==> flow/design.v <==
`default_nettype none
module fifo_16_1024_ft
  (
   input wire        clk,
   input wire        srst,
   input wire [15:0] din,
   input wire        wr_en,
   input wire        rd_en,
   output wire [15:0] dout,
   output wire       full,
   output reg        overflow,
   output wire       empty,
   output wire       valid,
   output reg        underflow,
   output wire       wr_rst_busy,
   output wire       rd_rst_busy
   );
    localparam DEPTH_LOG2 = 4;
    reg [15:0] mem [0:(1<<DEPTH_LOG2)-1];
    reg [DEPTH_LOG2:0] wp;
    reg [DEPTH_LOG2:0] rp;
    assign empty = (wp == rp);
    assign full = (wp[DEPTH_LOG2] != rp[DEPTH_LOG2]) &&
                  (wp[DEPTH_LOG2-1:0] == rp[DEPTH_LOG2-1:0]);
    assign valid = ~empty;
    assign dout = mem[rp[DEPTH_LOG2-1:0]];
    assign wr_rst_busy = 1'b0;
    assign rd_rst_busy = 1'b0;
    always @(posedge clk) begin
	if(wr_en == 1'b1 && full == 1'b0) begin
	    mem[wp[DEPTH_LOG2-1:0]] <= din;
	end
    end
    always @(posedge clk) begin
	if(srst == 1'b1) begin
	    wp <= 0;
	    rp <= 0;
	    overflow <= 1'b0;
	    underflow <= 1'b0;
	end else begin
	    if(wr_en == 1'b1 && full == 1'b0) begin
		wp <= wp + 1'b1;
	    end
	    if(rd_en == 1'b1 && empty == 1'b0) begin
		rp <= rp + 1'b1;
	    end
	    overflow <= wr_en & full;
	    underflow <= rd_en & empty;
	end
    end
endmodule  
`default_nettype wire
`default_nettype none
module ether_rx#(parameter APP_KEY=16'h6000)
(
input wire clk,
input wire reset,
input wire [511:0] recv_data,
input wire recv_valid,
input wire recv_sop,
input wire recv_eop,
input wire [7:0] recv_mty,
output reg [111:0] ether_header_data,
output reg ether_header_valid,
output reg [511:0] ether_data_data,
output reg ether_data_valid,
output reg ether_data_sop,
output reg ether_data_eop,
output reg [7:0] ether_data_mty
);
    enum {IDLE, RECV_ALL, LAST_ONE} state;
    reg [399:0] recv_buf;
    reg [7:0] recv_mty_reg;
    reg ether_data_sop_reg;
    always @(posedge clk) begin
	if(reset == 1'b1) begin
	    state <= IDLE;
	    ether_header_data <= 112'd0;
	    ether_header_valid <= 1'b0;
	    ether_data_data <= 512'd0;
	    ether_data_valid <= 1'b0;
	    ether_data_sop <= 1'b0;
	    ether_data_eop <= 1'b0;
	    ether_data_mty <= 8'd0;
	    recv_buf <= 400'd0;
	    recv_mty_reg <= 8'd0;
	    ether_data_sop_reg <= 1'b0;
	end else begin
	case(state)
	    IDLE: begin
		if(recv_sop == 1'b1 && recv_valid == 1'b1 && recv_data[415:400] == APP_KEY) begin
		    ether_header_data <= recv_data[511:400];
		    ether_header_valid <= 1'b1;
		    if(recv_eop == 1'b1) begin
			ether_data_data <= {recv_data[399:0], 112'd0};
			ether_data_eop <= 1'b1;
			ether_data_sop <= 1'b1;
			ether_data_valid <= 1'b1;
			ether_data_mty <= recv_mty + 14;
			state <= IDLE;
		    end else begin
			ether_data_valid <= 1'b0;
			ether_data_sop_reg <= 1'b1;
			recv_buf <= recv_data[399:0];
			state <= RECV_ALL;
		    end
		end else begin
		    ether_header_data <= 112'd0;
		    ether_header_valid <= 1'b0;
		    ether_data_data <= 512'd0;
		    ether_data_valid <= 1'b0;
		    ether_data_sop <= 1'b0;
		    ether_data_eop <= 1'b0;
		    ether_data_mty <= 8'd0;
		    recv_buf <= 400'd0;
		    recv_mty_reg <= 8'd0;
		    ether_data_sop_reg <= 1'b0;
		end
	    end
	    RECV_ALL: begin
		if(recv_valid == 1'b1) begin
		    ether_data_data <= {recv_buf[399:0], recv_data[511:400]};
		    ether_data_valid <= 1'b1;
		    ether_data_sop <= ether_data_sop_reg;
		    ether_data_sop_reg <= 1'b0;
		    recv_buf <= recv_data[399:0];
		    if(recv_eop == 1'b1) begin
			if(recv_mty >= 50) begin
			    ether_data_mty <= recv_mty - 50;
			    ether_data_eop <= 1'b1;
			    state <= IDLE;
			end else begin
			    ether_data_eop <= 1'b0;
			    recv_mty_reg <= recv_mty + 14;
			    state <= LAST_ONE;
			end
		    end
		end else begin
		    ether_data_valid <= 1'b0;
		end
	    end
	    LAST_ONE: begin
		ether_data_data <= {recv_buf, 112'h0};
		ether_data_valid <= 1'b1;
		ether_data_eop <= 1'b1;
		ether_data_sop <= 1'b0;
		ether_data_mty <= recv_mty_reg;
		state <= IDLE;
	    end
	    default: begin
		state <= IDLE;
	    end
	endcase
	end
    end
endmodule  
`default_nettype wire
`default_nettype none
module ether_tx
(
input wire clk,
input wire reset,
input wire [111:0] ether_header_data,
input wire ether_header_valid,
input wire [511:0] ether_data_data,
input wire ether_data_valid,
input wire ether_data_sop,
input wire ether_data_eop,
input wire [7:0] ether_data_mty,
output reg [511:0] send_data,
output reg send_valid,
output reg send_sop,
output reg send_eop,
output reg [7:0] send_mty
);
    enum {IDLE, RECV_ALL, LAST_ONE} state;
    reg [399:0] send_buf;
    reg [7:0] send_mty_reg;
    always @(posedge clk) begin
	if(reset == 1'b1) begin
	    state <= IDLE;
	    send_data <= 512'd0;
	    send_valid <= 1'b0;
	    send_sop <= 1'b0;
	    send_eop <= 1'b0;
	    send_mty <= 8'd0;
	    send_buf <= 112'd0;
	    send_mty_reg <= 8'd0;
	end else begin
	case(state)
	    IDLE: begin
		if(ether_header_valid == 1'b1 && ether_data_sop == 1'b1 && ether_data_valid == 1'b1) begin
		    send_data <= {ether_header_data, ether_data_data[511:112]};
		    send_valid <= 1'b1;
		    send_sop <= 1'b1;
		    send_buf <= ether_data_data[111:0];
		    if(ether_data_eop == 1'b1) begin
			if(ether_data_mty >= 14) begin
			    send_mty <= ether_data_mty - 14;
			    send_eop <= 1'b1;
			    state <= IDLE;
			end else begin
			    send_mty_reg <= ether_data_mty + 50;
			    send_eop <= 1'b0;
			    state <= LAST_ONE;
			end
		    end else begin
			send_eop <= 1'b0;
			state <= RECV_ALL;
		    end
		end else begin
		    send_data <= 512'd0;
		    send_valid <= 1'b0;
		    send_sop <= 1'b0;
		    send_eop <= 1'b0;
		    send_mty <= 8'd0;
		    send_buf <= 112'd0;
		    send_mty_reg <= 8'd0;
		end
	    end
	    RECV_ALL: begin
		if(ether_data_valid == 1'b1) begin
		    send_data <= {send_buf, ether_data_data[511:112]};
		    send_valid <= 1'b1;
		    send_sop <= 1'b0;
		    send_buf <= ether_data_data[111:0];
		    if(ether_data_eop == 1'b1) begin
			if(ether_data_mty >= 14) begin
			    send_mty <= ether_data_mty - 14;
			    send_eop <= 1'b1;
			    state <= IDLE;
			end else begin
			    send_mty_reg <= ether_data_mty + 50;
			    send_eop <= 1'b0;
			    state <= LAST_ONE;
			end
		    end
		end else begin
		    send_valid <= 1'b0;
		end
	    end
	    LAST_ONE: begin
		send_data <= {send_buf, 400'd0};
		send_valid <= 1'b1;
		send_eop <= 1'b1;
		send_sop <= 1'b0;
		send_mty <= send_mty_reg;
		state <= IDLE;
	    end
	    default: begin
		state <= IDLE;
	    end
	endcase
	end
    end
endmodule  
`default_nettype wire
`default_nettype none
module cmac_usplus_emitter
  (
   input wire clk,
   input wire reset,
   input wire [511:0] din_data,
   input wire din_valid,
   input wire din_sop,
   input wire din_eop,
   input wire [7:0] din_mty,
   output reg [511:0] dout_data,
   output reg dout_valid,
   output wire dout_kick,
   output wire [13:0] dout_bytes,
   input wire cmac_busy,
   input wire cmac_done,
   input wire cmac_tx_rdy
   );
    reg[7:0] data_ready_state;
    reg dout_ready;
    reg [15:0] dout_count;
    always @(posedge clk) begin
	if(reset == 1'b1) begin
	    dout_valid <= 1'b0;
	    dout_ready <= 1'b0;
	    dout_count <= 16'd0;
	    data_ready_state <= 8'd0;
	end else begin
	    dout_data <= din_data;
	    dout_valid <= din_valid;
	    if(data_ready_state == 0) begin
		if(din_valid == 1 && din_sop == 1) begin
		    if(din_eop == 1) begin
			dout_ready <= 1;
			dout_count <= 64 - din_mty;
		    end else begin
			dout_ready <= 0;
			dout_count <= 64;
			data_ready_state <= data_ready_state + 1;
		    end
		end else begin
		    dout_ready <= 0;
		end
	    end else if(data_ready_state == 1) begin
		if(din_valid == 1) begin
		    if(din_eop == 1) begin
			dout_ready <= 1;
			dout_count <= dout_count + (64 - din_mty);
			data_ready_state <= 0;
		    end else begin
			dout_ready <= 0;
			dout_count <= dout_count + 64;
		    end
		end else begin
		    dout_ready <= 0;
		end
	    end else begin
		dout_ready <= 0;
	    end
	end
    end
    reg fifo_rd;
    wire [15:0] fifo_q;
    wire fifo_full, fifo_empty;
    wire fifo_valid;
    wire fifo_overflow, fifo_underflow;
    wire fifo_wr_rst_busy, fifo_rd_rst_busy;
    fifo_16_1024_ft fifo_i(.clk(clk),
			   .srst(reset),
			   .din(dout_count),
			   .wr_en(dout_ready),
			   .rd_en(fifo_rd),
			   .dout(fifo_q),
			   .full(fifo_full),
			   .overflow(fifo_overflow),
			   .empty(fifo_empty),
			   .valid(fifo_valid),
			   .underflow(fifo_underflow),
			   .wr_rst_busy(fifo_wr_rst_busy),
			   .rd_rst_busy(fifo_rd_rst_busy));
    reg [7:0] kick_state;
    reg kick_reg;
    reg [13:0] bytes_reg;
    assign dout_kick = kick_reg;
    assign dout_bytes = bytes_reg;
    always @(posedge clk) begin
	if(reset == 1'b1) begin
	    kick_reg <= 1'b0;
	    bytes_reg <= 14'd0;
	    kick_state <= 8'd0;
	    fifo_rd <= 1'b0;
	end else begin
	    case(kick_state)
		0 : begin
		    if(fifo_valid && cmac_tx_rdy) begin
			kick_reg <= 1'b1;
			kick_state <= kick_state + 1;
			bytes_reg <= fifo_q[13:0];
			fifo_rd <= 1'b1;
		    end else begin
			kick_reg <= 1'b0;
			fifo_rd <= 1'b0;
		    end
		end
		1 : begin
		    fifo_rd <= 1'b0;
		    if(cmac_busy == 1'b1) begin  
			kick_reg <= 1'b0;
			kick_state <= kick_state + 1;
		    end
		end
		2 : begin
		    if(cmac_done == 1'b1) begin  
			kick_state <= 0;
		    end
		end
		default: begin
		    kick_state <= 0;
		    kick_reg <= 1'b0;
		    fifo_rd <= 1'b0;
		end
	    endcase  
	end
    end
endmodule  
`default_nettype wire
`default_nettype none
module ether_echo
  (
   input wire         clk,
   input wire         reset,
   input wire [127:0] rx_dataout0,
   input wire [127:0] rx_dataout1,
   input wire [127:0] rx_dataout2,
   input wire [127:0] rx_dataout3,
   input wire         rx_enaout0,
   input wire         rx_sopout0,
   input wire         rx_eopout0,
   input wire         rx_eopout1,
   input wire         rx_eopout2,
   input wire         rx_eopout3,
   input wire [3:0]   rx_mtyout0,
   input wire [3:0]   rx_mtyout1,
   input wire [3:0]   rx_mtyout2,
   input wire [3:0]   rx_mtyout3,
   output wire [511:0] send_data,
   output wire         send_valid,
   output wire         send_sop,
   output wire         send_eop,
   output wire [7:0]   send_mty,
   output wire         tx_kick,
   output wire [13:0]  tx_bytes,
   input wire          cmac_busy,
   input wire          cmac_done,
   input wire          cmac_tx_rdy
   );
    wire [7:0] recv_mty = rx_eopout3 == 1'b1 ? rx_mtyout3
	       : rx_eopout2 == 1'b1 ? rx_mtyout2 + 8'd16
	       : rx_eopout1 == 1'b1 ? rx_mtyout1 + 8'd32
	       : rx_eopout0 == 1'b1 ? rx_mtyout0 + 8'd48
               : 8'd0;
    wire [111:0] ether_header_data;
    wire         ether_header_valid;
    wire [511:0] ether_data_data;
    wire         ether_data_valid;
    wire         ether_data_sop;
    wire         ether_data_eop;
    wire [7:0]   ether_data_mty;
    ether_rx#(.APP_KEY(16'h3434)) ether_rx_i
      (
       .clk(clk),
       .reset(reset),
       .recv_data({rx_dataout0, rx_dataout1, rx_dataout2, rx_dataout3}),
       .recv_valid(rx_enaout0),
       .recv_sop(rx_sopout0),
       .recv_eop(rx_eopout0 || rx_eopout1 || rx_eopout2 || rx_eopout3),
       .recv_mty(recv_mty),
       .ether_header_data(ether_header_data),
       .ether_header_valid(ether_header_valid),
       .ether_data_data(ether_data_data),
       .ether_data_valid(ether_data_valid),
       .ether_data_sop(ether_data_sop),
       .ether_data_eop(ether_data_eop),
       .ether_data_mty(ether_data_mty)
       );
    ether_tx ether_tx_i
      (
       .clk(clk),
       .reset(reset),
       .ether_header_data({ether_header_data[63:16], ether_header_data[111:64], ether_header_data[15:0]}),  
       .ether_header_valid(ether_header_valid),
       .ether_data_data(ether_data_data),
       .ether_data_valid(ether_data_valid),
       .ether_data_sop(ether_data_sop),
       .ether_data_eop(ether_data_eop),
       .ether_data_mty(ether_data_mty),
       .send_data(send_data),
       .send_valid(send_valid),
       .send_sop(send_sop),
       .send_eop(send_eop),
       .send_mty(send_mty)
       );
    cmac_usplus_emitter cmac_usplus_emitter_i
      (
       .clk(clk),
       .reset(reset),
       .din_data(send_data),
       .din_valid(send_valid),
       .din_sop(send_sop),
       .din_eop(send_eop),
       .din_mty(send_mty),
       .dout_data(),
       .dout_valid(),
       .dout_kick(tx_kick),
       .dout_bytes(tx_bytes),
       .cmac_busy(cmac_busy),
       .cmac_done(cmac_done),
       .cmac_tx_rdy(cmac_tx_rdy)
       );
endmodule  
`default_nettype wire
[Step by step through the tools: ether_echo]
The steps from the RTL of ether_echo to its reports follow in flow order.
Line numbers count from 1 in the design file above.
Operators: Yosys type, input widths -> output width; for muxes data width and select width s.
The mark - stands for no value.
Inputs
  top: ether_echo
  clock input: clk
  cell library: sky130hd
  timing corner: tt_025C_1v80

[Elaborated design]
Yosys after proc, flatten, opt, wreduce and memory -nomap, before mapping. Memory bits, and registers merged into a memory's read port (data or address), are not among the register bits. Print and check cells are not counted. Equal cells are merged and count once.
Yosys's memory passes give these memory sizes; they may raise the number of words (mostly to a power of two), join words into wider ones and drop unused or constant bits.
Word-level totals
  bits in writable memories: 256
  word width x clocked read ports: 16
  word-level cells: 220
  memories: 1
  output and inout bits: 538
  input bits: 539
  bits in registers: 1797
Operators by class
  order comparisons: 2
  add/sub/neg operators: 14
  bitwise gates (word level): 3
  equal/unequal tests: 27
  mux-type cells: 108
  reductions and logical operators: 38
Memory list
  cmac_usplus_emitter_i.fifo_i.mem: words 16, bits a word 16, rd ports 1, write ports 1, line 19  | reg [15:0] mem [0:(1<<DEPTH_LOG2)-1];
Operators with widths (number)
  $pmux 512 s3: 2
  $mux 512: 5
  $mux 400: 3
  $pmux 400 s2: 1
  $mux 112: 3
  $pmux 112 s2: 1
  $mux 32: 7
  $mux 8: 26
  $pmux 32 s2: 2
  $mux 16: 7
  $pmux 8 s3: 3
  $eq 32x1->1 const B: 2
  $eq 32x2->1 const B: 2
  $logic_not 32->1: 2
  $pmux 8 s2: 2
  $mux 1: 30
  $mux 7: 4
  $reduce_and 3->1: 7
  $pmux 1 s3: 7
  $eq 16x14->1 const B: 1
  $add 16x16->16: 1
  $add 16x7->16 const B: 1
  $ne 2x2->1 const B: 8
  $add 8x1->8 const B: 2
  $eq 8x1->1 const B: 2
  $logic_not 8->1: 2
  $reduce_and 5->1: 3
  $add 4x6->7 const B: 2
Other operator kinds: 25; their cells: 54.

[Logic depth]
Longest topological path by Yosys (ltp), each cell counted once; first at word level (registers and memories cut), then after technology mapping (sequential cells cut; the memories' decode and read muxes count).
Logic depth
  depth in word-level cells: 10
  ABC_AREA: 0
  mapped depth: 14
  mapped depth without buffers: 14

[Mapped cells and area]
Source: synth_stat.txt of the flow (Yosys; design flattened, memories mapped). It holds for the ABC_AREA given above (unset counts as 0); a run with the other value may have another netlist.
The area totals of this step are shown rounded.
Synthesis totals
  cell area after synthesis: 75000 um2
  standard cells after synthesis: 8245
  buffer cells: 804
  sequential area: 42000 um2
  flip-flops: 1974
Cell types (number)
  sky130_fd_sc_hd__dfxtp_1: 1750
  sky130_fd_sc_hd__edfxtp_1: 224
  sky130_fd_sc_hd__nand3_1: 1026
  sky130_fd_sc_hd__a21oi_1: 953
  sky130_fd_sc_hd__nand2_1: 1091
  sky130_fd_sc_hd__a221oi_1: 408
  sky130_fd_sc_hd__nor2_1: 729
  sky130_fd_sc_hd__nor3_1: 427
  sky130_fd_sc_hd__clkbuf_1: 542
  sky130_fd_sc_hd__a22oi_1: 240
  sky130_fd_sc_hd__mux4_2: 70
  sky130_fd_sc_hd__buf_2: 215
  sky130_fd_sc_hd__nand2b_1: 116
  sky130_fd_sc_hd__a31oi_1: 115
  sky130_fd_sc_hd__ha_1: 30
  sky130_fd_sc_hd__mux2i_1: 24
  sky130_fd_sc_hd__o21ai_0: 38
  sky130_fd_sc_hd__xor2_1: 20
Other cell types: 47; their cells: 227.
By module: a second synthesis without flattening, with its own total; a netlist apart from the flattened one above.
Second synthesis, totals
  cell total of the unflattened synthesis: 7400
  area total of the unflattened synthesis: 88000 um2
Each row is one instance without its submodules.
Modules
  ether_rx (APP_KEY=13364): area 37000 um2, sequential area 21000 um2, cells 3727, instances 1
  ether_tx: area 22000 um2, sequential area 13000 um2, cells 2240, instances 1
  cmac_usplus_emitter: area 18000 um2, sequential area 16000 um2, cells 882, instances 1
  fifo_16_1024_ft: area 11000 um2, sequential area 8000 um2, cells 527, instances 1
  ether_echo: area 150 um2, sequential area 0.0 um2, cells 24, instances 1

[Path before layout]
OpenSTA on the mapped netlist: ideal clock, no wires. The path of least setup slack (recovery checks aside). Input and output delay are each 20% of the period. Register names are those of the netlist, which keeps one name where synthesis merged equal registers.
Path post-synthesis
  path type: register to register
  from: reg ether_tx_i.send_mty[0]
  to: reg cmac_usplus_emitter_i.dout_count[13]
  stages: 15
  library setup time: 0.146 ns
  period: 4.0 ns
  path delay: 2.958 ns
  slack: 1.042 ns
  arrival time: 2.812 ns
  period reached after synthesis: 2.958 ns
"path delay" is the arrival time less input delay plus setup time.
"stages": output pins that drive a net of the path, with the launching flip-flop's if there is one; two outputs of one cell count as two.
"period reached after synthesis" = period - worst setup slack (recovery checks aside). The figure is calculated, with input and output delays left at 20% of the set period.
Between the ends stands the longest chain of elaborated cells between them, by number of cells; it is not shown to be the way that was timed. Of several equally long chains one is given.
Each line given opens the expression or statement behind the cell; cells for indexed reads and writes are added by Yosys, which also makes memories of some case tables.
A register here has more assigning lines than the two given.
Between the ends, post-synthesis
  path through: sky130_fd_sc_hd__dfxtp_1 -> sky130_fd_sc_hd__inv_1 -> sky130_fd_sc_hd__ha_1 -> sky130_fd_sc_hd__nor3b_1 -> sky130_fd_sc_hd__nand2_1 -> sky130_fd_sc_hd__a21oi_1 -> sky130_fd_sc_hd__inv_1 -> sky130_fd_sc_hd__ha_1 -> sky130_fd_sc_hd__nand2_1 -> sky130_fd_sc_hd__o21ai_0 -> sky130_fd_sc_hd__a22oi_1 -> sky130_fd_sc_hd__and2_1 -> sky130_fd_sc_hd__or3_1 -> sky130_fd_sc_hd__nand4_1 -> sky130_fd_sc_hd__a31oi_1
  cells in the longest elaborated chain: 6
  elaborated cells between the ends (all ways): 8
  those cells by class: 2 x add/sub; 6 x mux
RTL lines, path post-synthesis
  from (decl): line 174  | output reg [7:0] send_mty
  from (assign): line 199  | send_mty <= ether_data_mty - 14;
  from (assign): line 229  | send_mty <= ether_data_mty - 14;
  $sub 7x8->9: line 305  | dout_count <= dout_count + (64 - din_mty);
  $add 16x16->16: line 305
  $mux 16: line 303  | if(din_eop == 1) begin
  $mux 16: line 302  | if(din_valid == 1) begin
  $mux 16: line 301  | end else if(data_ready_state == 1) begin
  $mux 16: line 288  | if(data_ready_state == 0) begin
  to (assign): line 292  | dout_count <= 64 - din_mty;
  to (assign): line 305
  to (decl): line 278  | reg [15:0] dout_count;

[Path in the finished layout]
From the final timing report of job 1: the path of least setup slack in the routed layout; clock arrival at registers is part of the times.
Path after layout
  path type: register to register
  from: reg ether_tx_i.send_mty[0]
  to: reg cmac_usplus_emitter_i.dout_count[13]
  library setup time: 0.16 ns
  slack: 0.62 ns
  arrival time: 4.38 ns
  stages: 15
  period: 4.37 ns
Between the ends stands the longest chain of elaborated cells between them, by number of cells; it is not shown to be the way that was timed. Of several equally long chains one is given.
A register here has more assigning lines than the two given.
Between the ends, after layout
  path through: sky130_fd_sc_hd__dfxtp_1 -> sky130_fd_sc_hd__inv_1 -> sky130_fd_sc_hd__ha_1 -> sky130_fd_sc_hd__nor3b_1 -> sky130_fd_sc_hd__nand2_1 -> sky130_fd_sc_hd__a21oi_1 -> sky130_fd_sc_hd__inv_1 -> sky130_fd_sc_hd__ha_1 -> sky130_fd_sc_hd__nand2_1 -> sky130_fd_sc_hd__o21ai_0 -> sky130_fd_sc_hd__a22oi_1 -> sky130_fd_sc_hd__and2_1 -> sky130_fd_sc_hd__or3_1 -> sky130_fd_sc_hd__nand4_1 -> sky130_fd_sc_hd__a31oi_1
  cells in the longest elaborated chain: 6
  elaborated cells between the ends (all ways): 8
  those cells by class: 2 x add/sub; 6 x mux
RTL lines, path after layout
  from (decl): line 174  | output reg [7:0] send_mty
  from (assign): line 199  | send_mty <= ether_data_mty - 14;
  from (assign): line 229  | send_mty <= ether_data_mty - 14;
  $sub 7x8->9: line 305  | dout_count <= dout_count + (64 - din_mty);
  $add 16x16->16: line 305
  $mux 16: line 303  | if(din_eop == 1) begin
  $mux 16: line 302  | if(din_valid == 1) begin
  $mux 16: line 301  | end else if(data_ready_state == 1) begin
  $mux 16: line 288  | if(data_ready_state == 0) begin
  to (assign): line 292  | dout_count <= 64 - din_mty;
  to (assign): line 305
  to (decl): line 278  | reg [15:0] dout_count;

## Implementation results

Below are 4 stored runs of the flow (Yosys, OpenROAD; platform sky130hd) on ether_echo, each with its settings and what was measured, unordered. Constraints: input delay and output delay 20% of the set period each, output load 0.01 pF.
"worst setup path time" is the time allowed to the run's worst setup path (the clock period less input and output delay, where it has them) less its slack. Clock arrival times count: a late capture clock shortens it, a late launch clock lengthens it.
"power" is the tool's figure for a default switching activity; nothing was simulated.
Measured values are rounded.

Job 1
==> flow/run.sh <==
#!/bin/bash
# the make line also repeats the synthesis and layout settings of config.mk as NAME=value (left out here)
make -C /OpenROAD-flow-scripts/flow DESIGN_CONFIG=/design/flow/config.mk WORK_HOME=/design/flow/orfs CLKGATE_MAP_FILE= finish
==> flow/config.mk <==
export PLATFORM = sky130hd
export DESIGN_NAME = ether_echo
export DESIGN_NICKNAME = ether_echo
export VERILOG_FILES = /design/flow/design.v
export SDC_FILE = /design/flow/constraint.sdc
export NUM_CORES = 4
export LEC_CHECK = 0
export ABC_AREA = 0
export CAP_MARGIN = 10
export CORE_ASPECT_RATIO = 1.15
export CORE_MARGIN = 7
export CORE_UTILIZATION = 70
export CTS_CLUSTER_SIZE = 82
export MAX_ROUTING_LAYER = met4
export PLACE_DENSITY = 0.62
export SLEW_MARGIN = 20
export TNS_END_PERCENT = 95
==> flow/constraint.sdc <==
create_clock -name core_clock -period 4.37 [get_ports {clk}]
set_input_delay 0.8740 -clock core_clock [delete_from_list [all_inputs] [get_ports {clk}]]
set_output_delay 0.8740 -clock core_clock [all_outputs]
set_load 0.01 [all_outputs]

==> results of job 1 <==
chip area after synthesis (Yosys): 75000 um2
die area: 120000 um2
standard-cell area of the final layout: 93000 um2
utilization: 88 %
worst setup slack after layout: 0.62 ns
total negative slack: 0.000 ns
worst hold slack: 0.45 ns
power: 36000 µW
worst setup path time: 3.75 ns
worst setup path kind: register to register

Job 2
==> flow/run.sh <==
#!/bin/bash
# the make line also repeats the synthesis and layout settings of config.mk as NAME=value (left out here)
make -C /OpenROAD-flow-scripts/flow DESIGN_CONFIG=/design/flow/config.mk WORK_HOME=/design/flow/orfs CLKGATE_MAP_FILE= finish
==> flow/config.mk <==
export PLATFORM = sky130hd
export DESIGN_NAME = ether_echo
export DESIGN_NICKNAME = ether_echo
export VERILOG_FILES = /design/flow/design.v
export SDC_FILE = /design/flow/constraint.sdc
export NUM_CORES = 4
export LEC_CHECK = 0
export ABC_AREA = 1
export CAP_MARGIN = 5
export CELL_PAD_IN_SITES_DETAIL_PLACEMENT = 2
export CORE_ASPECT_RATIO = 0.87
export CORE_MARGIN = 8
export CORE_UTILIZATION = 25
export CTS_CLUSTER_DIAMETER = 158
export CTS_CLUSTER_SIZE = 80
export GPL_TIMING_DRIVEN = 1
export MIN_ROUTING_LAYER = met2
export PLACE_DENSITY = 0.37
export SETUP_SLACK_MARGIN = 0.97
export SLEW_MARGIN = 20
==> flow/constraint.sdc <==
create_clock -name core_clock -period 3.4 [get_ports {clk}]
set_input_delay 0.6800 -clock core_clock [delete_from_list [all_inputs] [get_ports {clk}]]
set_output_delay 0.6800 -clock core_clock [all_outputs]
set_load 0.01 [all_outputs]

==> results of job 2 <==
chip area after synthesis (Yosys): 77000 um2
die area: 330000 um2
standard-cell area of the final layout: 98000 um2
utilization: 32 %
worst setup slack after layout: 0.85 ns
total negative slack: 0.000 ns
worst hold slack: 0.21 ns
power: 37000 µW
worst setup path time: 2.55 ns
worst setup path kind: register to register

Job 3
==> flow/run.sh <==
#!/bin/bash
# the make line also repeats the synthesis and layout settings of config.mk as NAME=value (left out here)
make -C /OpenROAD-flow-scripts/flow DESIGN_CONFIG=/design/flow/config.mk WORK_HOME=/design/flow/orfs CLKGATE_MAP_FILE= finish
==> flow/config.mk <==
export PLATFORM = sky130hd
export DESIGN_NAME = ether_echo
export DESIGN_NICKNAME = ether_echo
export VERILOG_FILES = /design/flow/design.v
export SDC_FILE = /design/flow/constraint.sdc
export NUM_CORES = 4
export LEC_CHECK = 0
export ABC_AREA = 1
export CAP_MARGIN = 20
export CORE_MARGIN = 4
export CORE_UTILIZATION = 51
export GPL_TIMING_DRIVEN = 0
export PLACE_DENSITY_LB_ADDON = 0.28
export SETUP_SLACK_MARGIN = 0.65
export SLEW_MARGIN = 20
==> flow/constraint.sdc <==
create_clock -name core_clock -period 4.86 [get_ports {clk}]
set_input_delay 0.9720 -clock core_clock [delete_from_list [all_inputs] [get_ports {clk}]]
set_output_delay 0.9720 -clock core_clock [all_outputs]
set_load 0.01 [all_outputs]

==> results of job 3 <==
chip area after synthesis (Yosys): 77000 um2
die area: 160000 um2
standard-cell area of the final layout: 98000 um2
utilization: 65 %
worst setup slack after layout: 1.1 ns
total negative slack: 0.000 ns
worst hold slack: 0.43 ns
power: 33000 µW
worst setup path time: 2.83 ns
worst setup path kind: input to register

Job 4
==> flow/run.sh <==
#!/bin/bash
# the make line also repeats the synthesis and layout settings of config.mk as NAME=value (left out here)
make -C /OpenROAD-flow-scripts/flow DESIGN_CONFIG=/design/flow/config.mk WORK_HOME=/design/flow/orfs CLKGATE_MAP_FILE= finish
==> flow/config.mk <==
export PLATFORM = sky130hd
export DESIGN_NAME = ether_echo
export DESIGN_NICKNAME = ether_echo
export VERILOG_FILES = /design/flow/design.v
export SDC_FILE = /design/flow/constraint.sdc
export NUM_CORES = 4
export LEC_CHECK = 0
export ABC_AREA = 1
export CAP_MARGIN = 35
export CELL_PAD_IN_SITES_DETAIL_PLACEMENT = 2
export CORE_ASPECT_RATIO = 0.87
export CORE_MARGIN = 2
export CORE_UTILIZATION = 25
export CTS_CLUSTER_DIAMETER = 176
export CTS_CLUSTER_SIZE = 80
export GPL_TIMING_DRIVEN = 0
export MIN_ROUTING_LAYER = met1
export PLACE_DENSITY = 0.37
export SETUP_SLACK_MARGIN = 0.97
export SLEW_MARGIN = 20
==> flow/constraint.sdc <==
create_clock -name core_clock -period 3.4 [get_ports {clk}]
set_input_delay 0.6800 -clock core_clock [delete_from_list [all_inputs] [get_ports {clk}]]
set_output_delay 0.6800 -clock core_clock [all_outputs]
set_load 0.01 [all_outputs]

==> results of job 4 <==
chip area after synthesis (Yosys): 77000 um2
die area: 310000 um2
standard-cell area of the final layout: 99000 um2
utilization: 32 %
worst setup slack after layout: 0.83 ns
total negative slack: 0.000 ns
worst hold slack: 0.38 ns
power: 36000 µW
worst setup path time: 1.89 ns
worst setup path kind: register to output
